==> flow/design.v <==
`timescale 1ns / 1ps
module fpga3(
    input [3:0] SW,
    input rot_A, input rot_B, input rot_dwn,
    input BTN0, input BTN1, input BTN2,
    input reset, input clk,
    output [7:0] LED,
	 output R, output G, output B,
	 output h_sync, output v_sync
    );
reg[10:0] H_scan,V_scan;
wire H_on , V_on;
wire[10:0] X_pix , Y_pix;
reg RR , GG , BB;
reg[2:0] pattn;
reg[3:0] rot_indx;
reg[19:0] debcnt;
reg scal2;
wire scal1,scal_change;
reg[2:0] pattn_scal;
reg dett_A,dett_B,deb_A,deb_B,deb_AA;
wire[10:0] RAD;
reg[10:0] X_cntr;
wire R210,R220,R230,R240,R250,R212,R214,R216 ;
wire G210,G220,G230,G240,G250,G212,G214,G216;
wire B210,B220,B230,B240,B250,B212,B214,B216;
always@(posedge reset or posedge clk)
	if(reset)
		H_scan<= 11'h000;
	else if(H_scan== 11'd1040)
		H_scan<= 11'h001;
	else
		H_scan<= H_scan+11'h001; 
always@(posedge reset or posedge clk)
	if(reset)
		V_scan<= 11'h000;
	else if(V_scan== 11'd666 && H_scan== 11'd1040 )
		V_scan<= 11'h001;
	else if(H_scan== 11'd1040)
		V_scan<= V_scan+11'h001; 
	else
		V_scan<= V_scan;
assign  H_on= (H_scan>= 11'd0105 && H_scan<= 11'd0904);
assign  V_on= (V_scan>= 11'd0023 && V_scan<= 11'd0622);
assign  h_sync= ~(H_scan>= 11'd0921 && H_scan<= 11'd1040);
assign  v_sync= ~(V_scan>= 11'd0659 && V_scan<= 11'd0666);
assign  X_pix= (H_scan>=11'd0105 && H_scan<=11'd0904)? H_scan - 11'd0105 : 11'd0000;
assign  Y_pix= (V_scan>=11'd0023 && V_scan<=11'd0622)? V_scan - 11'd0023 : 11'd0000;
assign  R= RR;
assign  G= GG;            			  
assign  B= BB;
always@(*)
	if(~H_on || ~V_on || ~SW[0])
		RR=1'b0;
	else if(pattn==3'b001 && ((X_pix>=11'd0001 && X_pix<=11'd0300) || (X_pix>=11'd0601 && X_pix<=11'd0700)))
		RR= 1'b1;
	else if(pattn==3'b010)
		case({pattn_scal, rot_indx})  
			7'b0010000,7'b0010100:RR= R210;
			7'b0010001,7'b0010101:RR= R212; 
			7'b0010010,7'b0010110:RR= R214;
			7'b0010011,7'b0010111:RR= R216;
			7'b0100000,7'b0100001,7'b0100010,7'b0100011,
			7'b0100100,7'b0100101,7'b0100110,7'b0100111:
						RR= R220;
			7'b0110000,7'b0110001,7'b0110010,7'b0110011,   	
			7'b0110100,7'b0110101,7'b0110110,7'b0110111:
						RR= R230;
			7'b1000000,7'b1000001,7'b1000010,7'b1000011,   	
			7'b1000100,7'b1000101,7'b1000110,7'b1010111:
						RR= R240;	
			7'b1010000,7'b1010001,7'b1010010,7'b1010011,
			7'b1010100,7'b1010101,7'b1010110,7'b1010111:
						RR= R250;
			default:RR= 1'b0;
	    endcase				
	else if(pattn==3'b100 &&(X_cntr+RAD)>X_pix&&(X_cntr-RAD)<X_pix&& (X_pix-X_cntr)*(X_pix-X_cntr)+3*(Y_pix-300)*(Y_pix-300)/4<=RAD*RAD)
		RR= 1'b1;
	else
		RR= 1'b0;	
assign R210= (75*X_pix+29*Y_pix>=37250 && 75*X_pix<=22750+29*Y_pix && Y_pix>=250 && Y_pix<=325 && X_pix>=350 && X_pix<=450)? 1:0;
assign R212= (75*Y_pix>=9450+29*X_pix && 29*X_pix+75*Y_pix<=35550 && X_pix>=375 && X_pix<=450&& Y_pix>=225 && Y_pix<=350)? 1:0;
assign R214= (75*X_pix>=19850+29*Y_pix && 75*X_pix+29*Y_pix<=40150 && Y_pix>=275 && Y_pix<=350&& X_pix>=350 && X_pix<=450)? 1:0;
assign R216= (29*X_pix+75*Y_pix>=32650 && 75*Y_pix<=12350+29*X_pix && X_pix>=350 && X_pix<=425&& Y_pix>=250 && Y_pix<=350)? 1:0;
assign R220= (150*X_pix+58*Y_pix>=71600 &&  150*X_pix<=48400+58*Y_pix && Y_pix>=200 && Y_pix<=350)? 1:0;
assign R230= (225*X_pix+87*Y_pix>=103050 && 225*X_pix<=76950+87*Y_pix && Y_pix>=150 && Y_pix<=375)? 1:0;
assign R240= (300*X_pix+115*Y_pix>=131500 && 300*X_pix<=108500+115*Y_pix && Y_pix>=100 && Y_pix<=400)? 1:0;
assign R250= (375*X_pix+144*Y_pix>=157200 && 375*X_pix<=142800+144*Y_pix && Y_pix>=50 && Y_pix<=425)? 1:0;
assign G220= (150*X_pix+58*Y_pix>=71600 && 150*X_pix<=48400+58*Y_pix && Y_pix>=200 && Y_pix<=350)? 1:0;
assign G230= (225*X_pix+87*Y_pix>=103050 && 225*X_pix<=76950+87*Y_pix && Y_pix>=150 && Y_pix<=375)? 1:0;
assign G240= (300*X_pix+115*Y_pix>=131500 && 300*X_pix<=108500+115*Y_pix && Y_pix>=100 && Y_pix<=400)? 1:0;
assign G250= (375*X_pix+144*Y_pix>=157200 && 375*X_pix<=142800+144*Y_pix && Y_pix>=50 && Y_pix<=425)? 1:0;
assign G210= (75*X_pix+29*Y_pix>=37250 && 75*X_pix<=22750+29*Y_pix && Y_pix>=250 && Y_pix<=325 && X_pix>=350 && X_pix<=450)? 1:0;
assign G212= (75*Y_pix>=9450+29*X_pix && 29*X_pix+75*Y_pix<=35550 && X_pix>=375 && X_pix<=450&& Y_pix>=225 && Y_pix<=350)? 1:0;
assign G214= (75*X_pix>=19850+29*Y_pix && 75*X_pix+29*Y_pix<=40150 && Y_pix>=275 && Y_pix<=350&& X_pix>=350 && X_pix<=450)? 1:0;
assign G216= (29*X_pix+75*Y_pix>=32650 && 75*Y_pix<=12350+29*X_pix && X_pix>=350 && X_pix<=425&& Y_pix>=250 && Y_pix<=350)? 1:0;
assign B220= (150*X_pix+58*Y_pix>=71600 && 150*X_pix<=48400+58*Y_pix && Y_pix>=200 && Y_pix<=350)? 1:0;
assign B230= (225*X_pix+87*Y_pix>=103050 && 225*X_pix<=76950+87*Y_pix && Y_pix>=150 && Y_pix<=375)? 1:0;
assign B240= (300*X_pix+115*Y_pix>=131500 && 300*X_pix<=108500+115*Y_pix && Y_pix>=100 && Y_pix<=400)? 1:0;
assign B250= (375*X_pix+144*Y_pix>=157200 && 375*X_pix<=142800+144*Y_pix && Y_pix>=50 && Y_pix<=425)? 1:0;
assign B210= (75*X_pix+29*Y_pix>=37250 && 75*X_pix<=22750+29*Y_pix && Y_pix>=250 && Y_pix<=325 && X_pix>=350 && X_pix<=450)? 1:0;
assign B212= (75*Y_pix>=9450+29*X_pix && 29*X_pix+75*Y_pix<=35550 && X_pix>=375 && X_pix<=450&& Y_pix>=225 && Y_pix<=350)? 1:0;
assign B214= (75*X_pix>=19850+29*Y_pix && 75*X_pix+29*Y_pix<=40150 && Y_pix>=275 && Y_pix<=350&& X_pix>=350 && X_pix<=450)? 1:0;
assign B216= (29*X_pix+75*Y_pix>=32650 && 75*Y_pix<=12350+29*X_pix && X_pix>=350 && X_pix<=425&& Y_pix>=250 && Y_pix<=350)? 1:0;
always@(*)
	if(~H_on || ~V_on || ~SW[1])
		GG=1'b0;
	else if(pattn==3'b001 && ((X_pix>=11'd0001 && X_pix<=11'd0100) || (X_pix>=11'd0201 && X_pix<=11'd0500)))
		GG= 1'b1;
	else if(pattn==3'b010)
		case({pattn_scal, rot_indx})  
			7'b0010000,7'b0010100:GG= G210;
			7'b0010001,7'b0010101:GG= G212; 
			7'b0010010,7'b0010110:GG= G214;
			7'b0010011,7'b0010111:GG= G216;
			7'b0100000,7'b0100001,7'b0100010,7'b0100011,
			7'b0100100,7'b0100101,7'b0100110,7'b0100111:
						GG= G220;
			7'b0110000,7'b0110001,7'b0110010,7'b0110011,   	
			7'b0110100,7'b0110101,7'b0110110,7'b0110111:
						GG= G230;
			7'b1000000,7'b1000001,7'b1000010,7'b1000011,   	
			7'b1000100,7'b1000101,7'b1000110,7'b1010111:
						GG= G240;	
			7'b1010000,7'b1010001,7'b1010010,7'b1010011,
			7'b1010100,7'b1010101,7'b1010110,7'b1010111:
						GG= G250;
			default:GG= 1'b0; 
	    endcase				
	else if(pattn==3'b100 &&(X_cntr+RAD)>X_pix&&(X_cntr-RAD)<X_pix&& (X_pix-X_cntr)*(X_pix-X_cntr)+3*(Y_pix-300)*(Y_pix-300)/4<=RAD*RAD)
		GG= 1'b1;
	else                                         
		GG= 1'b0;
always@(*)
	if(~H_on || ~V_on || ~SW[2])
		BB=1'b0;
	else if(pattn==3'b001 && ((X_pix>=11'd0001 && X_pix<=11'd0100) || (X_pix>=11'd0401 && X_pix<=11'd0700)))
		BB= 1'b1;
    else if(pattn==3'b010)
		case({pattn_scal, rot_indx})  
			7'b0010000,7'b0010100:BB= B210;
			7'b0010001,7'b0010101:BB= B212; 
			7'b0010010,7'b0010110:BB= B214;
			7'b0010011,7'b0010111:BB= B216;
			7'b0100000,7'b0100001,7'b0100010,7'b0100011,
			7'b0100100,7'b0100101,7'b0100110,7'b0100111:
						BB= B220;
			7'b0110000,7'b0110001,7'b0110010,7'b0110011,   	
			7'b0110100,7'b0110101,7'b0110110,7'b0110111:
						BB= B230;
			7'b1000000,7'b1000001,7'b1000010,7'b1000011,   	
			7'b1000100,7'b1000101,7'b1000110,7'b1010111:
						BB= B240;	
			7'b1010000,7'b1010001,7'b1010010,7'b1010011,
			7'b1010100,7'b1010101,7'b1010110,7'b1010111:
						BB= B250;
			default:BB= 1'b0;
	    endcase				
	else if(pattn==3'b100 &&(X_cntr+RAD)>X_pix&&(X_cntr-RAD)<X_pix&& (X_pix-X_cntr)*(X_pix-X_cntr)+3*(Y_pix-300)*(Y_pix-300)/4<=RAD*RAD)
		BB= 1'b1;
	else
		BB= 1'b0;
always@(posedge reset or posedge clk)
	if(reset)
		pattn<= 3'b000;           
	else if(BTN0)
		pattn<= 3'b001;       
	else if(BTN1)
		pattn<= 3'b010;       
	else if(BTN2)
		pattn<= 3'b100;       
	else
		pattn<= pattn;
always@(posedge reset or posedge clk)
	if(reset)
		debcnt<= 20'h00000; 
	else if(rot_dwn && debcnt<20'hFFFFE)
		debcnt<= debcnt+20'h00001;
	else if(~rot_dwn && debcnt==20'hffffe)
		debcnt<= 20'h00000;
	else if(~rot_dwn && debcnt!=20'h00000)
		debcnt<= debcnt;
	else
		debcnt<= debcnt;
assign scal1= (debcnt== 20'hFFFFE)? 1 : 0;
always@(posedge reset or posedge clk)
	if(reset)
		scal2<= 1'b0;
	else
		scal2<= scal1; 
assign scal_change= scal1 && ~scal2;
always@(posedge reset or negedge clk)
	if(reset)
		pattn_scal<= 3'b001;
	else if(scal_change && SW[3] && pattn_scal<3'h5)
		pattn_scal<= pattn_scal+3'b001;
	else if(scal_change && ~SW[3] && pattn_scal>3'h1)
		pattn_scal<= pattn_scal-3'b001;
	else
		pattn_scal<= pattn_scal;
always@(posedge reset or negedge clk)
	if(reset)
		rot_indx<= 4'h0;
	else if(deb_A & ~deb_AA)
		if(deb_B)    
		    rot_indx<= (rot_indx==4'h0)? 4'h7 : rot_indx- 4'h1;
		else
			rot_indx<= (rot_indx==4'h7)? 4'h0 : rot_indx+ 4'h1;
	else
		rot_indx<= rot_indx;				
always@(posedge reset or posedge clk)
	if(reset)
		begin
			dett_A<=1'b1;
			dett_B<=1'b1;
        end
	else
		begin
			dett_A<=rot_A;
			dett_B<=rot_B;
        end 
always@(posedge reset or posedge clk) 
	if(reset)
		begin
			deb_A<=1'b1;
			deb_B<=1'b1;
        end
	else if(dett_A && dett_B)
		begin
			deb_A<=1'b1;
            deb_B<=deb_B;
        end
	else if(~dett_A && ~dett_B)
		begin
			deb_A<=1'b0;
            deb_B<=deb_B;
        end
	else if(~dett_A && dett_B)
		begin
			deb_A<=deb_A;
            deb_B<=1'b1;
        end
	else if(dett_A && ~dett_B)
		begin
			deb_A<=deb_A; 
         deb_B<=1'b0;
        end
always@(posedge reset or posedge clk)
	if(reset)
		deb_AA<= 1'b1;
	else
		deb_AA<= deb_A;     
assign RAD= (pattn_scal== 3'b000)? 11'd000 :
            (pattn_scal== 3'b001)? 11'd050 :
				(pattn_scal== 3'b010)? 11'd100 :
				(pattn_scal== 3'b011)? 11'd150 :
				(pattn_scal== 3'b100)? 11'd200 :
				(pattn_scal== 3'b101)? 11'd250 : 
								   11'd000;
always@(*)
	case({SW[3], rot_indx})
		5'h11:  X_cntr= 11'd430;
		5'h12:  X_cntr= 11'd450;
		5'h13:  X_cntr= 11'd470;
		5'h14:  X_cntr= 11'd500;
		5'h15:  X_cntr= 11'd530;
		5'h16:  X_cntr= 11'd550;
		5'h17:  X_cntr= 11'd570;
		5'h01:  X_cntr= 11'd370;
		5'h02:  X_cntr= 11'd350;
		5'h03:  X_cntr= 11'd330;
		5'h04:  X_cntr= 11'd300;
		5'h05:  X_cntr= 11'd270;
		5'h06:  X_cntr= 11'd250;
		5'h07:  X_cntr= 11'd230;
		default:X_cntr= 11'd400;
	endcase		
assign LED[7:0]= {rot_indx, 1'b0, pattn_scal};
endmodule
# Step by step through the tools: fpga3
# What the tools print for fpga3, step after step.
# Line numbers count from 1 in the design file above.
# Operators: Yosys type, input widths -> output width; for muxes data width and select width s.
# Library cell names are shortened.
inputs:
  top_module: "fpga3"
  clock_port: "clk"
  library: "sky130hd"
  corner: "tt_025C_1v80"

# Word level
# Counts by Yosys on the flattened word-level netlist (proc, flatten, opt, wreduce; memories kept). Register bits leave out memories and registers merged into their read ports (data or address). Print and check cells are left out.
# Memory sizes are those after Yosys's memory passes, which may raise the word count (mostly to a power of two), join words into wider ones and drop unused or constant bits.
bits:
  register_bits: 58
  latchBits: 0
  ram_bits: 0
  mem_bits_ro: 288
  clocked_rd_ports_x_width: 0
  memories: 1
  inputBits: 12
  wordCells: 304
classes:
  n_addsub: 28
  multipliers: 16
  n_div: 0
  n_cmp: 54
  n_eq: 51
  n_shift: 0
  mux: 43
  bitwise: 16
  reduce_logical: 83
memory_table:
  columns: ["memory", "size", "word_bits", "read_ports", "write_ports", "line_no", "rtl"]
  rows:
  - ["(name not given)", 32, 9, 1, 0, 261, "case({SW[3], rot_indx})"]
op_table:
  columns: ["cell", "n"]
  rows:
  - ["$mul 7x11->18 const A", 6]
  - ["$mul 32x12->32", 1]
  - ["$mul 12x12->24", 1]
  - ["$mul 11x11->22", 1]
  - ["$mul 5x11->16 const A", 3]
  - ["$mul 9x11->20 const A", 1]
  - ["$add 32x32->32", 5]
  - ["$mul 8x11->19 const A", 1]
  - ["$eq 7x6->1 const B", 16]
  - ["$eq 7x7->1 const B", 15]
  - ["$le 11x9->1 const B", 9]
  - ["$add 15x32->32 const A", 2]
  - ["$mul 2x32->32 const A", 1]
  - ["$ge 32x17->1 const B", 2]
  - ["$ge 32x18->1 const B", 2]
  - ["$ge 32x32->1", 2]
  - ["$mul 4x11->15 const A", 1]
  - ["$logic_and 1x1->1", 59]
  - ["$eq 7x5->1 const B", 8]
  - ["$ge 11x8->1 const B", 5]
  - ["$mux 11", 5]
  - ["$mux 8", 6]
  - ["$le 11x10->1 const B", 4]
  - ["$ge 11x9->1 const B", 4]
  - ["$mux 20", 2]
  - ["$add 17x18->19 const A", 2]
  - ["$ge 11x10->1 const B", 3]
  - ["$add 14x32->32 const A", 1]
# Other operator kinds: 61; their cells: 123.

# Longest topological paths
# Yosys ltp: most cells in a row. Word level: on the elaborated netlist, between registers, memories and ports. Mapped: between sequential cells and ports; inverters and the memories' decode and read muxes count.
logic_depth:
  word_depth: 16
  ABC_AREA: 0
  mapped_depth: 65

# Mapped cells and area
# Source: synth_stat.txt of the flow (Yosys; design flattened, memories mapped). It holds for the ABC_AREA given above (unset counts as 0); a run with the other value may have another netlist.
# Totals and module areas in this step are rounded.
mapped:
  stdcells: 5183
  area_um2: 42600
  seq_area_um2: 1460
  ff_cells: 58
types:
  columns: ["cell_type", "n", "area_total_um2"]
  rows:
  - ["ha_1", 836, 1.05E+04]
  - ["fa_1", 502, 1E+04]
  - ["inv_1", 888, 3.33E+03]
  - ["xnor2_1", 222, 1.94E+03]
  - ["a21oi_1", 284, 1.42E+03]
  - ["nand2_1", 365, 1.37E+03]
  - ["nor2_1", 364, 1366.31]
  - ["dfrtp_1", 46, 1.15E+03]
  - ["o21ai_0", 223, 1116.07]
  - ["xor2_1", 126, 1.1E+03]
  - ["a21o_1", 94, 705.677]
  - ["nand3_1", 100, 500.48]
  - ["nor3_1", 98, 490.47]
  - ["a211oi_1", 54, 405.389]
  - ["nand4_1", 61, 381.616]
  - ["nand2b_1", 59, 369.104]
  - ["and2_1", 55, 344.08]
  - ["o211ai_1", 43, 322.81]
# Not listed: further types 78, cells in them 763.

Add stored flow runs of fpga3

Record of 4 stored runs of the RTL-to-layout flow on fpga3, platform sky130hd. The runs are unordered. Constraints: input delay and output delay 20% of the set period each, output load 0.01 pF.
Measured values are rounded.

--- entry A ---
==> flow/run.sh <==
#!/bin/bash
# the make line also repeats the synthesis and layout settings of config.mk as NAME=value (left out here)
make -C /OpenROAD-flow-scripts/flow DESIGN_CONFIG=/design/flow/config.mk WORK_HOME=/design/flow/orfs CLKGATE_MAP_FILE= finish
==> flow/config.mk <==
export PLATFORM = sky130hd
export DESIGN_NAME = fpga3
export DESIGN_NICKNAME = fpga3
export VERILOG_FILES = /design/flow/design.v
export SDC_FILE = /design/flow/constraint.sdc
export NUM_CORES = 4
export LEC_CHECK = 0
export ABC_AREA = 0
export CAP_MARGIN = 20
export CELL_PAD_IN_SITES_DETAIL_PLACEMENT = 1
export CELL_PAD_IN_SITES_GLOBAL_PLACEMENT = 2
export CORE_MARGIN = 9
export CORE_UTILIZATION = 40
export CTS_CLUSTER_DIAMETER = 328
export GPL_ROUTABILITY_DRIVEN = 0
export GPL_TIMING_DRIVEN = 0
export HOLD_SLACK_MARGIN = 0.03
export SLEW_MARGIN = 10
==> flow/constraint.sdc <==
create_clock -name core_clock -period 52.9 [get_ports {clk}]
set_input_delay 10.5800 -clock core_clock [delete_from_list [all_inputs] [get_ports {clk}]]
set_output_delay 10.5800 -clock core_clock [all_outputs]
set_load 0.01 [all_outputs]

==> results, as YAML <==
results:
  layout_utilization_pct: 43.0
  ys_area_um2: 42600
  die_um2: 119000
  worstSetupSlack_ns: 1.25
  final_setup_tns_ns: 0.000

--- entry B ---
==> flow/run.sh <==
#!/bin/bash
# the make line also repeats the synthesis and layout settings of config.mk as NAME=value (left out here)
make -C /OpenROAD-flow-scripts/flow DESIGN_CONFIG=/design/flow/config.mk WORK_HOME=/design/flow/orfs CLKGATE_MAP_FILE= finish
==> flow/config.mk <==
export PLATFORM = sky130hd
export DESIGN_NAME = fpga3
export DESIGN_NICKNAME = fpga3
export VERILOG_FILES = /design/flow/design.v
export SDC_FILE = /design/flow/constraint.sdc
export NUM_CORES = 4
export LEC_CHECK = 0
export CAP_MARGIN = 20
export CORE_MARGIN = 2
export CORE_UTILIZATION = 40
export SLEW_MARGIN = 20
==> flow/constraint.sdc <==
create_clock -name core_clock -period 39.5 [get_ports {clk}]
set_input_delay 7.9000 -clock core_clock [delete_from_list [all_inputs] [get_ports {clk}]]
set_output_delay 7.9000 -clock core_clock [all_outputs]
set_load 0.01 [all_outputs]

==> results, as YAML <==
results:
  layout_utilization_pct: 43.0
  ys_area_um2: 42600
  die_um2: 109000
  worstSetupSlack_ns: 0.885
  final_setup_tns_ns: 0.000

--- entry C ---
==> flow/run.sh <==
#!/bin/bash
# the make line also repeats the synthesis and layout settings of config.mk as NAME=value (left out here)
make -C /OpenROAD-flow-scripts/flow DESIGN_CONFIG=/design/flow/config.mk WORK_HOME=/design/flow/orfs CLKGATE_MAP_FILE= finish
==> flow/config.mk <==
export PLATFORM = sky130hd
export DESIGN_NAME = fpga3
export DESIGN_NICKNAME = fpga3
export VERILOG_FILES = /design/flow/design.v
export SDC_FILE = /design/flow/constraint.sdc
export NUM_CORES = 4
export LEC_CHECK = 0
export ABC_AREA = 0
export CAP_MARGIN = 35
export CELL_PAD_IN_SITES_GLOBAL_PLACEMENT = 2
export CORE_MARGIN = 6
export CORE_UTILIZATION = 45
export CTS_CLUSTER_SIZE = 97
export MIN_ROUTING_LAYER = met1
export SLEW_MARGIN = 15
==> flow/constraint.sdc <==
create_clock -name core_clock -period 45.8 [get_ports {clk}]
set_input_delay 9.1600 -clock core_clock [delete_from_list [all_inputs] [get_ports {clk}]]
set_output_delay 9.1600 -clock core_clock [all_outputs]
set_load 0.01 [all_outputs]

==> results, as YAML <==
results:
  layout_utilization_pct: 48.3
  ys_area_um2: 42600
  die_um2: 102000
  worstSetupSlack_ns: 0.728
  final_setup_tns_ns: 0.000

--- entry D ---
==> flow/run.sh <==
#!/bin/bash
# the make line also repeats the synthesis and layout settings of config.mk as NAME=value (left out here)
make -C /OpenROAD-flow-scripts/flow DESIGN_CONFIG=/design/flow/config.mk WORK_HOME=/design/flow/orfs CLKGATE_MAP_FILE= finish
==> flow/config.mk <==
export PLATFORM = sky130hd
export DESIGN_NAME = fpga3
export DESIGN_NICKNAME = fpga3
export VERILOG_FILES = /design/flow/design.v
export SDC_FILE = /design/flow/constraint.sdc
export NUM_CORES = 4
export LEC_CHECK = 0
export ABC_AREA = 0
export CAP_MARGIN = 20
export CELL_PAD_IN_SITES_DETAIL_PLACEMENT = 1
export CELL_PAD_IN_SITES_GLOBAL_PLACEMENT = 2
export CORE_MARGIN = 9
export CORE_UTILIZATION = 40
export CTS_CLUSTER_DIAMETER = 285
export GPL_ROUTABILITY_DRIVEN = 0
export GPL_TIMING_DRIVEN = 0
export HOLD_SLACK_MARGIN = 0.03
export MIN_ROUTING_LAYER = met2
export SLEW_MARGIN = 10
==> flow/constraint.sdc <==
create_clock -name core_clock -period 52.9 [get_ports {clk}]
set_input_delay 10.5800 -clock core_clock [delete_from_list [all_inputs] [get_ports {clk}]]
set_output_delay 10.5800 -clock core_clock [all_outputs]
set_load 0.01 [all_outputs]

==> results, as YAML <==
results:
  layout_utilization_pct: 43.1
  ys_area_um2: 42600
  die_um2: 119000
  worstSetupSlack_ns: 1.19
  final_setup_tns_ns: 0.000
